==> flow/design.v <==
`timescale 1ns / 1ns
module complex_multiplier
    #(parameter integer     OPERAND_WIDTH_A = 16,  
      parameter integer     OPERAND_WIDTH_B = 16,  
      parameter integer     OPERAND_WIDTH_OUT = 32,   
      parameter integer     STAGES = 6,   
      parameter             BLOCKING = 0,
      parameter             ROUND_MODE = 0,
      parameter integer     GROWTH_BITS = 0,   
      parameter             BYTE_ALIGNED = 1,
      localparam            EFF_PORT_WIDTH_A = BYTE_ALIGNED ? ((OPERAND_WIDTH_A*2+15)/16)*16 : OPERAND_WIDTH_A * 2,
      localparam            EFF_PORT_WIDTH_B = BYTE_ALIGNED ? ((OPERAND_WIDTH_B*2+15)/16)*16 : OPERAND_WIDTH_B * 2,
      localparam            EFF_PORT_WIDTH_OUT = BYTE_ALIGNED ? ((OPERAND_WIDTH_OUT*2+15)/16)*16 : OPERAND_WIDTH_OUT * 2
    )
    (   
        input                                           aclk,
        input                                           aresetn,
		input                                           rounding_cy,
        input               [EFF_PORT_WIDTH_A - 1 : 0]    s_axis_a_tdata,
        output reg                                      s_axis_a_tready,
        input                                           s_axis_a_tvalid,
        input               [EFF_PORT_WIDTH_B - 1 : 0]    s_axis_b_tdata,
        output reg                                      s_axis_b_tready,
        input                                           s_axis_b_tvalid,
        output reg  		[EFF_PORT_WIDTH_OUT - 1 : 0]  m_axis_dout_tdata,
        output reg                                      m_axis_dout_tvalid,
        input                                           m_axis_dout_tready
        );
    localparam INPUT_WIDTH_A = OPERAND_WIDTH_A * 2;
    localparam INPUT_WIDTH_B = OPERAND_WIDTH_B * 2;
    localparam OUTPUT_WIDTH  = OPERAND_WIDTH_OUT * 2;
    localparam TRUNC_BITS = (INPUT_WIDTH_A + INPUT_WIDTH_B - OUTPUT_WIDTH)/2 + 1 + GROWTH_BITS;
    localparam OUTPUT_PADDING = EFF_PORT_WIDTH_OUT - OUTPUT_WIDTH;
    localparam CALCULATION_STAGES = 6;    
    reg        [STAGES : 0]                     tvalid;
    reg        [EFF_PORT_WIDTH_OUT-1:0]         tdata [STAGES-2:0];
    wire signed [OPERAND_WIDTH_A-1:0] a_r = s_axis_a_tdata[OPERAND_WIDTH_A - 1 : 0];
    wire signed [OPERAND_WIDTH_A-1:0] a_i = s_axis_a_tdata[EFF_PORT_WIDTH_A / 2 + OPERAND_WIDTH_A - 1 : EFF_PORT_WIDTH_A / 2];
    wire signed [OPERAND_WIDTH_B-1:0] b_r = s_axis_b_tdata[OPERAND_WIDTH_B - 1 : 0];
    wire signed [OPERAND_WIDTH_B-1:0] b_i = s_axis_b_tdata[EFF_PORT_WIDTH_B / 2 + OPERAND_WIDTH_B - 1 : EFF_PORT_WIDTH_B / 2];
    reg signed [OPERAND_WIDTH_A + OPERAND_WIDTH_B : 0] mult_r, mult_i, mult_0, common, common_r1, common_r2, p_r_int, p_i_int;
    reg signed [OPERAND_WIDTH_A - 1 : 0] a_r_d, a_i_d, a_r_dd, a_i_dd, a_r_ddd, a_i_ddd, a_r_dddd, a_i_dddd;
    reg signed [OPERAND_WIDTH_B - 1 : 0] b_r_d, b_i_d, b_r_dd, b_i_dd, b_r_ddd, b_i_ddd;
    reg                          a_valid_d, b_valid_d;
    reg signed [OPERAND_WIDTH_A : 0] a_dd_common;
    reg signed [OPERAND_WIDTH_B : 0] a_dd_r, a_dd_i;
    reg        [STAGES - 1 : 0]  rounding_cy_buf ;
    wire signed [OPERAND_WIDTH_OUT - 1 : 0] result_r;
    wire signed [OPERAND_WIDTH_OUT - 1 : 0] result_i;
    wire signed [OPERAND_WIDTH_A + OPERAND_WIDTH_B + 1 - 1 : 0] temp1, temp2;
    localparam rounding_cy_buf_index = CALCULATION_STAGES - 1;
    wire signed [OPERAND_WIDTH_A + OPERAND_WIDTH_B + 1 - 1 : 0] rounding_cy_extended = {{(OPERAND_WIDTH_A + OPERAND_WIDTH_B){1'b0}}, rounding_cy_buf[rounding_cy_buf_index]};
	if (ROUND_MODE == 0 || TRUNC_BITS == 0) begin
        assign temp1 = p_r_int >>> TRUNC_BITS;
        assign temp2 = p_i_int >>> TRUNC_BITS;
		assign result_r = temp1[OPERAND_WIDTH_OUT - 1 : 0];
		assign result_i = temp2[OPERAND_WIDTH_OUT - 1 : 0];    
	end
	else begin
        wire signed [OPERAND_WIDTH_A + OPERAND_WIDTH_B + 1 - 1 : 0] point5_correction = {{(OPERAND_WIDTH_A + OPERAND_WIDTH_B + 1 - TRUNC_BITS){1'b0}}, 1'b0, {(TRUNC_BITS-1){1'b1}}} + rounding_cy_extended;
        assign temp1 = (p_r_int + point5_correction) >>> TRUNC_BITS;
        assign temp2 = (p_i_int + point5_correction) >>> TRUNC_BITS;
		assign result_r = temp1[OPERAND_WIDTH_OUT-1:0];
		assign result_i = temp2[OPERAND_WIDTH_OUT-1:0];    
	end
    integer i;
    always @(posedge aclk) begin
        if (!aresetn) begin
            tvalid <= 0;
            a_valid_d <= 0;
            b_valid_d <= 0;
            m_axis_dout_tvalid <= 0;
        end
        else begin
            a_valid_d <= s_axis_a_tvalid;
            b_valid_d <= s_axis_b_tvalid;
            a_r_d <= a_r;
            a_i_d <= a_i;
            b_r_d <= b_r;
            b_i_d <= b_i;
            if (ROUND_MODE == 1)
                rounding_cy_buf[0] <= rounding_cy;
            else if (ROUND_MODE == 2)   
                rounding_cy_buf[0] <= ~rounding_cy_buf[0];
            if (BLOCKING == 1 && m_axis_dout_tready == 0 && m_axis_dout_tvalid == 1) begin 
                m_axis_dout_tvalid <= 0;
                m_axis_dout_tdata <= {(OUTPUT_WIDTH){1'b0}};
                s_axis_a_tready <= 0;
                s_axis_b_tready <= 0;
            end
            else begin
                s_axis_a_tready <= 1;
                s_axis_b_tready <= 1;
                a_dd_common <= a_r_d - a_i_d;
                a_r_dd <= a_r_d;
                a_i_dd <= a_i_d;
                b_r_dd <= b_r_d;
                b_i_dd <= b_i_d;
                a_r_ddd <= a_r_dd;
                a_i_ddd <= a_i_dd;
                b_r_ddd <= b_r_dd;
                b_i_ddd <= b_i_dd;
                mult_0 <= a_dd_common * b_i_dd;
                a_r_dddd <= a_r_ddd;
                a_i_dddd <= a_i_ddd;
                a_dd_r <= b_r_ddd - b_i_ddd;
                a_dd_i <= b_r_ddd + b_i_ddd;
                common <= mult_0;
                mult_r <= a_dd_r * a_r_dddd;
                mult_i <= a_dd_i * a_i_dddd;
                common_r1 <= common;
                common_r2 <= common;
                p_r_int <= mult_r + common_r1;
                p_i_int <= mult_i + common_r2;
                for (i = 1; i<STAGES; i = i + 1) begin
                    rounding_cy_buf[i] <= rounding_cy_buf[i-1];
                end
                tvalid[0] <= a_valid_d & b_valid_d;
                for (i = 1; i<(STAGES); i = i+1) begin
                    tvalid[i] <= tvalid[i-1];
                end
                m_axis_dout_tvalid <= tvalid[STAGES-2];
                if (STAGES > CALCULATION_STAGES) begin
                    tdata[0] <= {{(OUTPUT_PADDING/2){result_i[OPERAND_WIDTH_OUT - 1]}}, result_i,
                        {(OUTPUT_PADDING/2){result_r[OPERAND_WIDTH_OUT - 1]}}, result_r};
                    for (i = 1; i<(STAGES-CALCULATION_STAGES); i = i+1) begin
                        tdata[i] <= tdata[i-1];
                    end
                    m_axis_dout_tdata <= tdata[STAGES - CALCULATION_STAGES - 1];
                end
                else begin
                     m_axis_dout_tdata <= {{(OUTPUT_PADDING/2){result_i[OPERAND_WIDTH_OUT - 1]}}, result_i,
                         {(OUTPUT_PADDING/2){result_r[OPERAND_WIDTH_OUT - 1]}}, result_r};
                end
            end
        end
    end
endmodule
-- Step by step through the tools: complex_multiplier
Tool output for the design above, in the order of the flow.
Line numbers count from 1 in the design file above.
Operators: Yosys type, input widths -> output width; for muxes data width and select width s.
Cell names lack the library's common part.
Not given: -
- top: complex_multiplier
- clock port: aclk
- standard-cell library: sky130hd
- timing corner: tt_025C_1v80

-- Word level
Yosys after proc, flatten, opt, wreduce and memory -nomap, before mapping. Enables and synchronous resets that opt folds into registers are not counted as muxes. Memory bits, and registers merged into a memory's read port (data or address), are not among the register bits. Print and check cells are not counted. Equal cells are merged and count once.
- input bits at 70
- noted output and inout bits: 67
- word-level cells: 38
- flip-flop bits (word level) at 578
- $add $sub $neg at 5
- multipliers at 3
- bitwise operators: 1
- operators with widths (operator ; count):
    $mul 17x16->33 ; 3
    $add 33x33->33 ; 2
    $sub 16x16->17 ; 2
    $add 16x16->17 ; 1
    $and 1x1->1 ; 1

-- Logic depth
Longest topological path by Yosys (ltp), each cell counted once; first at word level (registers and memories cut), then after technology mapping (sequential cells cut; the memories' decode and read muxes count).
- depth in word-level cells at 1
- ABC_AREA: 0
- mapped depth at 25
- gate-level depth less buffers: 24

-- Netlist
Source: synth_stat.txt of the flow (Yosys; design flattened, memories mapped). It holds for the ABC_AREA given above (unset counts as 0); a run with the other value may have another netlist.
- cell types (cell type ; count ; total area (µm²)):
    edfxtp_1 ; 567 ; 1.7E+04
    fa_1 ; 833 ; 1.67E+04
    ha_1 ; 362 ; 4.53E+03
    inv_1 ; 988 ; 3.71E+03
    and2_1 ; 406 ; 2.54E+03
    nand2_1 ; 432 ; 1.62E+03
    xnor2_1 ; 151 ; 1.32E+03
    a21oi_1 ; 137 ; 685.658
    nor2_1 ; 168 ; 630.605
    a21o_1 ; 70 ; 525.504
    clkbuf_1 ; 125 ; 469.2
    o21ai_0 ; 80 ; 400.384
    xor2_1 ; 45 ; 394.128
    o21a_1 ; 32 ; 240.23
    o21bai_1 ; 27 ; 202.694
    nand3_1 ; 37 ; 185.178
    nand2b_1 ; 29 ; 181.424
    nor2b_1 ; 26 ; 162.656
Other cell types: 53; their cells: 239.
- synthesis area at 53356.2 µm²
- buffers at 131
- area of sequential cells: 17186.5 µm²
- noted cells in the netlist: 4754
- flip-flops: 575

-- Path before layout
OpenSTA on the mapped netlist: ideal clock, no wires. The path of least setup slack (recovery checks aside). Input and output delay are each 20% of the period. Register names are those of the netlist, which keeps one name where synthesis merged equal registers.
- path kind: flip-flop to flip-flop
- start: register b_i_dd[1]
- end: register mult_0[32]
- path buffers: 1
- arrival time at 6046 ps
- noted setup time: 260 ps
- noted path slack: 1694 ps
- required time at 7740 ps
- noted launch time at the first pin: 0 ps
- stages on the path: 22
- clock period at 8000 ps
- path delay: 6306 ps
- noted period reached after synthesis: 6306 ps
"path delay" is the arrival time less input delay plus setup time.
"stages on the path": output pins that drive a net of the path, with the launching flip-flop's if there is one; two outputs of one cell count as two.
"period reached after synthesis" = period - worst setup slack (recovery checks aside). The figure is calculated, with input and output delays left at 20% of the set period.
The rows between start and end are the longest chain of elaborated cells between them; the timing report does not say that the signal goes this way. Where chains are equally long, one stands for them.
A line is the first line of the expression or statement that the cell stems from. Yosys adds cells for indexed reads and writes and turns some case tables into memories.
- cell sequence: edfxtp_1 > clkbuf_1 > nand2_1 > inv_1 > fa_1 > fa_1 > fa_1 > fa_1 > fa_1 > inv_1 > fa_1 > inv_1 > ha_1 > nand2_1 > or2_2 > nor3_1 > a21oi_1 > o31ai_1 > o41ai_1 > o21bai_1 > a21oi_1 > xnor2_1
- noted cells in the longest elaborated chain: 1
- noted elaborated cells on any way between the ends: 1
- RTL lines with such cells at 1
- those cells by class: mul (1)
- ends and longest elaborated chain, post-synthesis (element ; RTL line ; source):
    start, declared ; 43 ; reg signed [OPERAND_WIDTH_B - 1 : 0] b_r_d, b_i_d, b_r_dd, b_i_dd, b_r_ddd, b_i_ddd;
    start, assigned ; 98 ; b_i_dd <= b_i_d;
    $mul 17x16->33 ; 103 ; mult_0 <= a_dd_common * b_i_dd;
    end, assigned ; 103 ;
    end, declared ; 41 ; reg signed [OPERAND_WIDTH_A + OPERAND_WIDTH_B : 0] mult_r, mult_i, mult_0, common, common_r1, common_r2, p_r_i ...

-- Path in the finished layout
From the final timing report of run 1: the path of least setup slack in the routed layout; clock arrival at registers is part of the times.
The path's times are printed in steps of 10 ps; the period is the one set.
- path kind: flip-flop to flip-flop
- start: register a_dd_r[10]
- end: register mult_r[30]
- noted path slack: 600 ps
- stages on the path: 18
- noted setup time: 240 ps
- required time at 7660 ps
- path buffers: 0
- noted launch time at the first pin: 660 ps
- clock period at 7260 ps
- arrival time at 7060 ps
The rows between start and end are the longest chain of elaborated cells between them; the timing report does not say that the signal goes this way. Where chains are equally long, one stands for them.
- cell sequence: edfxtp_1 > nand2_1 > fa_1 > fa_1 > fa_1 > fa_1 > inv_1 > fa_1 > fa_1 > ha_1 > nand2_1 > nand2_1 > o31ai_1 > a311o_1 > nand3_1 > a21oi_1 > o21ai_0 > xor2_1
- noted cells in the longest elaborated chain: 1
- noted elaborated cells on any way between the ends: 1
- RTL lines with such cells at 1
- those cells by class: mul (1)
- ends and longest elaborated chain, after layout (element ; RTL line ; source):
    start, declared ; 46 ; reg signed [OPERAND_WIDTH_B : 0] a_dd_r, a_dd_i;
    start, assigned ; 106 ; a_dd_r <= b_r_ddd - b_i_ddd;
    $mul 17x16->33 ; 109 ; mult_r <= a_dd_r * a_r_dddd;
    end, assigned ; 109 ;
    end, declared ; 41 ; reg signed [OPERAND_WIDTH_A + OPERAND_WIDTH_B : 0] mult_r, mult_i, mult_0, common, common_r1, common_r2, p_r_i ...

Memo
Re: implementation data of complex_multiplier

Flow measurements of complex_multiplier on sky130hd: 3 stored runs with different settings, listed in no order. Input and output delays are each 20% of the period that was set; the output load is 0.01 pF.
"period reached" is the run's clock period less its worst setup slack. It is reckoned from that one timing run; input and output delays stay at 20% of the period that was set.
"critical path time" is the time allowed to the run's worst setup path (the clock period less input and output delay, where it has them) less its slack. Clock arrival times count: a late capture clock shortens it, a late launch clock lengthens it.
"critical path time" is known to 10 ps.

Run 1
Settings were CORE_UTILIZATION = 40; SETUP_SLACK_MARGIN = 0.31; period_ns = 7.26; CAP_MARGIN = 20; CORE_MARGIN = 2; SLEW_MARGIN = 20
- synthesis area: 53356.2 µm²
- period reached: 6659 ps
- standard-cell area after routing at 60160.2 µm²
- critical path time at 6660 ps
- kind of the worst setup path: flip-flop to flip-flop
- worst setup slack after layout: 601 ps
- utilization in the final report: 45.2 %
- post-route setup TNS: 0 ps
- full die area at 136327.0 µm²

Run 2
Settings were ABC_AREA = 0; CAP_MARGIN = 25; CELL_PAD_IN_SITES_DETAIL_PLACEMENT = 2; CELL_PAD_IN_SITES_GLOBAL_PLACEMENT = 1; CORE_ASPECT_RATIO = 0.7; CORE_UTILIZATION = 40; CTS_CLUSTER_SIZE = 97; GPL_ROUTABILITY_DRIVEN = 0; MIN_ROUTING_LAYER = met2; PLACE_DENSITY_LB_ADDON = 0.24; period_ns = 6.67; CORE_MARGIN = 2; SLEW_MARGIN = 20
- utilization in the final report: 46.9 %
- synthesis area: 53356.2 µm²
- worst setup slack after layout: -389 ps
- critical path time at 7060 ps
- kind of the worst setup path: flip-flop to flip-flop
- period reached: 7059 ps
- full die area at 136375.0 µm²
- post-route setup TNS: -2858 ps
- standard-cell area after routing at 62271.0 µm²

Run 3
Settings were ABC_AREA = 1; CAP_MARGIN = 25; CELL_PAD_IN_SITES_DETAIL_PLACEMENT = 2; CELL_PAD_IN_SITES_GLOBAL_PLACEMENT = 2; CORE_ASPECT_RATIO = 1.09; CORE_MARGIN = 9; CORE_UTILIZATION = 40; CTS_CLUSTER_SIZE = 97; GPL_ROUTABILITY_DRIVEN = 0; GPL_TIMING_DRIVEN = 0; HOLD_SLACK_MARGIN = -0.01; MIN_ROUTING_LAYER = met2; period_ns = 4.73; SLEW_MARGIN = 20
- utilization in the final report: 51.6 %
- critical path time at 6150 ps
- kind of the worst setup path: flip-flop to flip-flop
- worst setup slack after layout: -1421 ps
- synthesis area: 58523.6 µm²
- full die area at 160415.0 µm²
- period reached: 6151 ps
- post-route setup TNS: -79403 ps
- standard-cell area after routing at 74986.9 µm²
